==> flow/design.v <==
`timescale 1ns / 1ps
module fulladder(input wire a,b,c, output wire sum,carry);
    assign sum = a ^ b ^ c;
    assign carry = (a & b) | (b & c) | (c & a);
endmodule
module compressor_7_to_3(
    input  wire w0,w1,w2,w3,w4,w5,w6,
    output wire sum, c0, c1
);
    wire s1,s2,s3,s4,d1,d2,d3,d4;
    fulladder fa1(.a(w0), .b(w1), .c(w2), .sum(s1), .carry(d1));
    fulladder fa2(.a(w3), .b(w4), .c(w5), .sum(s2), .carry(d2));
    fulladder fa3(.a(s1), .b(s2), .c(w6), .sum(s3), .carry(d3));
    fulladder fa4(.a(d1), .b(d2), .c(d3), .sum(s4), .carry(d4));
    assign sum = s3;
    assign c0  = s4;
    assign c1  = d4;
endmodule
module array_7_to_3_compressor(
    input  wire [31:0] p0,p1,p2,p3,p4,p5,p6,
    output wire [31:0] psum, pc0, pc1
);
    genvar j;
    generate
        for(j=0; j<32; j=j+1) begin
            compressor_7_to_3 C(
                p0[j], p1[j], p2[j], p3[j], p4[j], p5[j], p6[j],
                psum[j], pc0[j], pc1[j]
            );
        end
    endgenerate
endmodule
module array_3_to_2_compressor(
    input  wire [31:0] a,b,c,
    output wire [31:0] sum, carry
);
    assign sum   = a ^ b ^ c;
    assign carry = ((a & b) | (b & c) | (c & a)) << 1;
endmodule
module han_carlson_adder(
    input  wire [31:0] a,
    input  wire [31:0] b,
    output wire [31:0] sum,
    output wire carry_out
);
    wire [31:0] g, p;
    assign g = a & b;
    assign p = a ^ b;
    wire [31:0] g1, p1;
    assign g1[0] = g[0];
    assign p1[0] = p[0];
    genvar i;
    generate
        for(i=1;i<32;i=i+1) begin
            assign g1[i] = g[i] | (p[i] & g[i-1]);
            assign p1[i] = p[i] & p[i-1];
        end
    endgenerate
    wire [31:0] g2, p2;
    assign g2[0] = g1[0];
    assign p2[0] = p1[0];
    assign g2[1] = g1[1];
    assign p2[1] = p1[1];
    generate
        for(i=2;i<32;i=i+1) begin
            assign g2[i] = g1[i] | (p1[i] & g1[i-2]);
            assign p2[i] = p1[i] & p1[i-2];
        end
    endgenerate
    wire [31:0] g3, p3;
    assign g3[0] = g2[0];
    assign p3[0] = p2[0];
    assign g3[1] = g2[1];
    assign p3[1] = p2[1];
    assign g3[2] = g2[2];
    assign p3[2] = p2[2];
    assign g3[3] = g2[3];
    assign p3[3] = p2[3];
    generate
        for(i=4;i<32;i=i+1) begin
            assign g3[i] = g2[i] | (p2[i] & g2[i-4]);
            assign p3[i] = p2[i] & p2[i-4];
        end
    endgenerate
    wire [31:0] g4, p4;
    assign g4[0] = g3[0];
    assign p4[0] = p3[0];
    assign g4[1] = g3[1];
    assign p4[1] = p3[1];
    assign g4[2] = g3[2];
    assign p4[2] = p3[2];
    assign g4[3] = g3[3];
    assign p4[3] = p3[3];
    assign g4[4] = g3[4];
    assign p4[4] = p3[4];
    assign g4[5] = g3[5];
    assign p4[5] = p3[5];
    assign g4[6] = g3[6];
    assign p4[6] = p3[6];
    assign g4[7] = g3[7];
    assign p4[7] = p3[7];
    generate
        for(i=8;i<32;i=i+1) begin
            assign g4[i] = g3[i] | (p3[i] & g3[i-8]);
            assign p4[i] = p3[i] & p3[i-8];
        end
    endgenerate
    wire [31:0] g5, p5;
    assign g5[0]  = g4[0];  assign p5[0]  = p4[0];
    assign g5[1]  = g4[1];  assign p5[1]  = p4[1];
    assign g5[2]  = g4[2];  assign p5[2]  = p4[2];
    assign g5[3]  = g4[3];  assign p5[3]  = p4[3];
    assign g5[4]  = g4[4];  assign p5[4]  = p4[4];
    assign g5[5]  = g4[5];  assign p5[5]  = p4[5];
    assign g5[6]  = g4[6];  assign p5[6]  = p4[6];
    assign g5[7]  = g4[7];  assign p5[7]  = p4[7];
    assign g5[8]  = g4[8];  assign p5[8]  = p4[8];
    assign g5[9]  = g4[9];  assign p5[9]  = p4[9];
    assign g5[10] = g4[10]; assign p5[10] = p4[10];
    assign g5[11] = g4[11]; assign p5[11] = p4[11];
    assign g5[12] = g4[12]; assign p5[12] = p4[12];
    assign g5[13] = g4[13]; assign p5[13] = p4[13];
    assign g5[14] = g4[14]; assign p5[14] = p4[14];
    assign g5[15] = g4[15]; assign p5[15] = p4[15];
    generate
        for(i=16;i<32;i=i+1) begin
            assign g5[i] = g4[i] | (p4[i] & g4[i-16]);
            assign p5[i] = p4[i] & p4[i-16];
        end
    endgenerate
    wire [31:0] carry_in; 
    assign carry_in[0] = 1'b0;
    assign carry_in[1]  = g[0];
    assign carry_in[2]  = g1[1];
    assign carry_in[3]  = g2[2];
    assign carry_in[4]  = g3[3];
    generate
        for(i=5;i<32;i=i+1) begin
            assign carry_in[i] = g5[i-1];
        end
    endgenerate
    generate
        for(i=0;i<32;i=i+1) begin
            assign sum[i] = p[i] ^ carry_in[i];
        end
    endgenerate
    assign carry_out = g5[31];
endmodule
module piped_wallace_mult(
    input wire clock, reset,
    input wire [15:0] x,y,
    output reg [31:0] prod
);
    genvar i,j;
    wire [31:0] pp[0:15];
    generate
        for(i=0; i<16; i=i+1) begin : PP_GEN
            for(j=0; j<32; j=j+1) begin : COL
                assign pp[i][j] = (j>=i && j<i+16) ? (x[j-i] & y[i]) : 1'b0;
            end
        end
    endgenerate
    wire [31:0] s0,s1,c0_0,c1_0,c02_0,c12_0;
    array_7_to_3_compressor A0(pp[0],pp[1],pp[2],pp[3],pp[4],pp[5],pp[6], s0, c0_0, c02_0);
    array_7_to_3_compressor A1(pp[7],pp[8],pp[9],pp[10],pp[11],pp[12],pp[13], s1, c1_0, c12_0);
    wire [31:0] c0  = c0_0  << 1;
    wire [31:0] c1  = c1_0  << 1;
    wire [31:0] c02 = c02_0 << 2;
    wire [31:0] c12 = c12_0 << 2;
    reg [31:0] rs0,rs1,rc0,rc1,rc02,rc12, rpp14,rpp15;
    always @(posedge clock or posedge reset)
        if(reset) begin
            rs0<=0; rs1<=0; rc0<=0; rc1<=0; rc02<=0; rc12<=0;
            rpp14<=0; rpp15<=0;
        end else begin
            rs0<=s0; rs1<=s1; rc0<=c0; rc1<=c1; rc02<=c02; rc12<=c12;
            rpp14<=pp[14]; rpp15<=pp[15];
        end
    wire [31:0] sum1,carry_1,carry_2;
    array_7_to_3_compressor A2(
        rs0,rs1,rc0,rc1,rc02,rc12,rpp14,
        sum1, carry_1, carry_2
    );
    wire [31:0] carry1 = carry_1 << 1;
    wire [31:0] carry2 = carry_2 << 2;
    reg [31:0] rsum1,rcarry1,rcarry2,rlast;
    always @(posedge clock or posedge reset)
        if(reset) begin
            rsum1<=0; rcarry1<=0; rcarry2<=0; rlast<=0;
        end else begin
            rsum1<=sum1; rcarry1<=carry1; rcarry2<=carry2;
            rlast<=rpp15;
        end
    wire [31:0] psum_1, pcarry_1, final_sum_pre, final_carry_pre;
    array_3_to_2_compressor C0(rsum1, rcarry1, rcarry2, psum_1, pcarry_1);
    array_3_to_2_compressor C1(rlast, psum_1, pcarry_1, final_sum_pre, final_carry_pre);
    reg [31:0] rsum, rcarry;
    always @(posedge clock or posedge reset)
        if(reset) begin
            rsum<=0; rcarry<=0;
        end else begin
            rsum<=final_sum_pre;
            rcarry<=final_carry_pre;
        end
    wire [31:0] final_sum;
    wire cout;
    han_carlson_adder HC(rsum, rcarry, final_sum, cout);
    always @(posedge clock or posedge reset)
        if(reset)
            prod <= 0;
        else
            prod <= final_sum;
endmodule
# Reports on piped_wallace_mult
# The steps from the RTL of piped_wallace_mult to its reports follow in flow order.
# Line numbers count from 1 in the design file above.
# Operators: Yosys type, input widths -> output width; for muxes data width and select width s.
# A cell with n/a has no value.
# inputs
top	piped_wallace_mult
clock	clock
lib	sky130hd
lib_corner	tt_025C_1v80

# After elaboration
# Source: Yosys, flattened and elaborated, memories not mapped. Widths are those after wreduce; folded enables and synchronous resets count as part of the registers. Registers that Yosys merges into a memory's read port (data or address) are not register bits. Print and check cells do not count. Equal cells are merged and count once.
# op_classes
bitwise	1884
# ops
op	count
$and 1x1->1	1014
$or 1x1->1	442
$xor 1x1->1	412
$and 31x31->31	4
$or 31x31->31	4
$xor 32x32->32	2
$and 30x31->31	1
$xor 30x31->31	1
$and 31x30->31	1
$xor 31x31->31	1
$and 30x30->30	1
$xor 30x30->30	1
# word_totals
regBits	342
inputBits	34
output_inout_bits	32
word_cells	1899

# Depth
# Longest topological path by Yosys (ltp), each cell counted once; first at word level (registers and memories cut), then after technology mapping (sequential cells cut; the memories' decode and read muxes count).
# logic_depth
ltp_word	11
ABC_AREA	1
depth_mapped	11
mapped_depth_nobuf	11

# Netlist
# The flow's flattened synthesis, as Yosys stat reports it; memories are mapped. The netlist is that of the ABC_AREA named above (0 if unset); the other value can give another one.
# synth_totals
mapped_cells	1738
mapped_area_mm2	0.0181199
seq_area_mm2	0.0084331
flip_flops	337
n_buf	64
# types
type	count	type_area_um2
sky130_fd_sc_hd__dfrtp_1	337	8.43E+03
sky130_fd_sc_hd__fa_1	203	4.06E+03
sky130_fd_sc_hd__inv_1	491	1.84E+03
sky130_fd_sc_hd__nand2_1	426	1.6E+03
sky130_fd_sc_hd__ha_1	104	1.3E+03
sky130_fd_sc_hd__clkbuf_1	64	240.23
sky130_fd_sc_hd__nand3_1	27	135.13
sky130_fd_sc_hd__xor2_1	12	105.101
sky130_fd_sc_hd__nor2_1	23	86.333
sky130_fd_sc_hd__a21oi_1	16	80.077
sky130_fd_sc_hd__nand4_1	9	56.304
sky130_fd_sc_hd__nor2_2	7	43.792
sky130_fd_sc_hd__o21bai_1	4	30.029
sky130_fd_sc_hd__nand2_2	4	25.024
sky130_fd_sc_hd__nand3_2	2	20.019
sky130_fd_sc_hd__xnor2_1	2	17.517
sky130_fd_sc_hd__nor3_1	2	10.01
sky130_fd_sc_hd__nor3_2	1	10.01
# Not listed: further types 3, cells in them 4.

# Timing after synthesis
# Source: OpenSTA report_checks on the synthesized netlist (no wires, ideal clock, input and output delay 20% of the period each), path of least setup slack; recovery checks are left aside. Register names are those of the netlist, which keeps one name where synthesis merged equal registers.
# synth_path
path_kind	input to register
startpoint	input port y[7]
endpoint	register (name not given)
clock_period_ps	2800
in_delay_ps	560
setup_time_ps	136
t_first_pin_ps	560
arrival_time_ps	2455
t_required_ps	2664
setup_slack_ps	209
path_delay_ps	2031
stages	9
n_path_buf	2
period_less_setup_slack_ps	2591
# "path_delay_ps" is the arrival time less input delay plus setup time.
# "stages": output pins that drive a net of the path, with the launching flip-flop's if there is one; two outputs of one cell count as two.
# "period_less_setup_slack_ps" is the clock period less the worst setup slack; recovery checks do not enter. This is arithmetic on one report: input and output delays are still those of the set period (20% each).
# Between the ends stands the longest chain of elaborated cells between them, by number of cells; it is not shown to be the way that was timed. Of several equally long chains one is given.
# Each line given opens the expression or statement behind the cell; cells for indexed reads and writes are added by Yosys, which also makes memories of some case tables.
# synth_via
cell_sequence	sky130_fd_sc_hd__clkbuf_1 sky130_fd_sc_hd__clkbuf_1 sky130_fd_sc_hd__nand2_1 sky130_fd_sc_hd__inv_1 sky130_fd_sc_hd__fa_1 sky130_fd_sc_hd__inv_1 sky130_fd_sc_hd__fa_1 sky130_fd_sc_hd__inv_1 sky130_fd_sc_hd__fa_1
elab_chain_len	7
cells_between	13
lines_between	3
classes_between	logic: 13
# synth_lines
element	line	source
start: declaration	151	input wire [15:0] x,y,
$and 1x1->1	159	assign pp[i][j] = (j>=i && j<i+16) ? (x[j-i] & y[i]) : 1'b0;
$xor 1x1->1 (2 in a row)	3	assign sum = a ^ b ^ c;
$and 1x1->1	4	assign carry = (a & b) | (b & c) | (c & a);
$or 1x1->1 (2 in a row)	4
$xor 1x1->1	3

# Path in the finished layout
# Path of least setup slack in the final report of flow run B (OpenROAD, finished layout, wires in). Where an end is a register, its clock arrival counts in the times.
# The path's times are printed in steps of 10 ps; the period is the one set.
# layout_path
path_kind	input to register
startpoint	input port y[9]
endpoint	register (name not given)
clock_period_ps	2280
in_delay_ps	460
setup_time_ps	130
t_first_pin_ps	460
arrival_time_ps	2640
t_required_ps	2690
setup_slack_ps	50
stages	9
n_path_buf	2
# Between the ends stands the longest chain of elaborated cells between them, by number of cells; it is not shown to be the way that was timed. Of several equally long chains one is given.
# layout_via
cell_sequence	sky130_fd_sc_hd__buf_1 sky130_fd_sc_hd__buf_4 sky130_fd_sc_hd__nand2_1 sky130_fd_sc_hd__inv_1 sky130_fd_sc_hd__fa_1 sky130_fd_sc_hd__inv_1 sky130_fd_sc_hd__fa_1 sky130_fd_sc_hd__inv_1 sky130_fd_sc_hd__fa_1
elab_chain_len	6
cells_between	12
lines_between	3
classes_between	logic: 12
# layout_lines
element	line	source
start: declaration	151	input wire [15:0] x,y,
$and 1x1->1	159	assign pp[i][j] = (j>=i && j<i+16) ? (x[j-i] & y[i]) : 1'b0;
$and 1x1->1	4	assign carry = (a & b) | (b & c) | (c & a);
$or 1x1->1 (2 in a row)	4
$xor 1x1->1 (2 in a row)	3	assign sum = a ^ b ^ c;

# Module piped_wallace_mult, platform sky130hd: 5 stored runs of the flow (Yosys, OpenROAD) with differing settings, in no particular order. Input and output delays are each 20% of the period that was set; the output load is 0.01 pF.
# "achieved_period_ps": clock period set for the run, less the worst setup slack. It is reckoned from that one timing run; input and output delays stay at 20% of the period that was set.
# "worst_setup_path_time_ps" means the part of the period allowed to the worst setup path (the constraints hold back 20% at inputs and 20% at outputs) less its slack; where the path has registers, the arrival times of their clocks count too.
# By "total_power_mw" is meant OpenSTA's value without simulated activity: inputs other than the clock are taken to toggle once in ten clock periods, and the tool carries that through the logic.
# "worst_setup_path_time_ps" is given in steps of 10 ps.
# A setting shown as n/a is not set for that run.
# A result given as n/a is not shown for that run.
stored run	ABC_AREA	CELL_PAD_IN_SITES_GLOBAL_PLACEMENT	CORE_MARGIN	CORE_UTILIZATION	CTS_CLUSTER_DIAMETER	CTS_CLUSTER_SIZE	GPL_TIMING_DRIVEN	HOLD_SLACK_MARGIN	MIN_ROUTING_LAYER	PLACE_DENSITY	SETUP_SLACK_MARGIN	SLEW_MARGIN	period_ns	CAP_MARGIN	CELL_PAD_IN_SITES_DETAIL_PLACEMENT	CORE_ASPECT_RATIO	GPL_ROUTABILITY_DRIVEN	MAX_ROUTING_LAYER	TNS_END_PERCENT	PLACE_DENSITY_LB_ADDON	tns_setup_ps	fin_hold_ws_ps	worst_setup_path_time_ps	worst_path_kind	utilization_pct	ws_setup_ps	total_power_mw	final_cell_area_mm2	achieved_period_ps	total_die_area_mm2	synth_area_mm2
flow run A	1	3	6	53	136	36	1	0.09	met2	0.42	0.5	15	2.8	20	n/a	n/a	n/a	n/a	n/a	n/a	n/a	n/a	n/a	n/a	n/a	n/a	n/a	n/a	n/a	n/a	n/a
flow run B	1	2	2	20	n/a	55	0	n/a	met2	n/a	n/a	5	2.28	25	0	1.16	0	met4	30	n/a	0	274	1770	input to register	24.0	50	22.175	0.0214693	2230	0.0930306	0.0181199
flow run C	1	3	6	53	170	36	0	0.09	met2	0.42	0.5	15	4.47	20	n/a	0.55	0	n/a	n/a	n/a	n/a	n/a	n/a	n/a	n/a	n/a	n/a	n/a	n/a	n/a	n/a
flow run D	1	n/a	2	36	209	n/a	0	n/a	n/a	n/a	n/a	10	4.13	20	n/a	n/a	n/a	met4	n/a	0.12	0	345	2260	input to register	41.6	1039	12.387	0.0208025	3091	0.0521437	0.0181199
flow run E	n/a	n/a	2	40	n/a	n/a	n/a	n/a	n/a	n/a	n/a	20	2.59	20	n/a	n/a	n/a	n/a	n/a	n/a	0	346	2440	register to register	48.2	149	19.593	0.0207624	2441	0.0452455	0.0174242
# Flow run A: stopped before the end: placement reported GPL-0301
# Flow run C: stopped before the end: placement reported GPL-0301
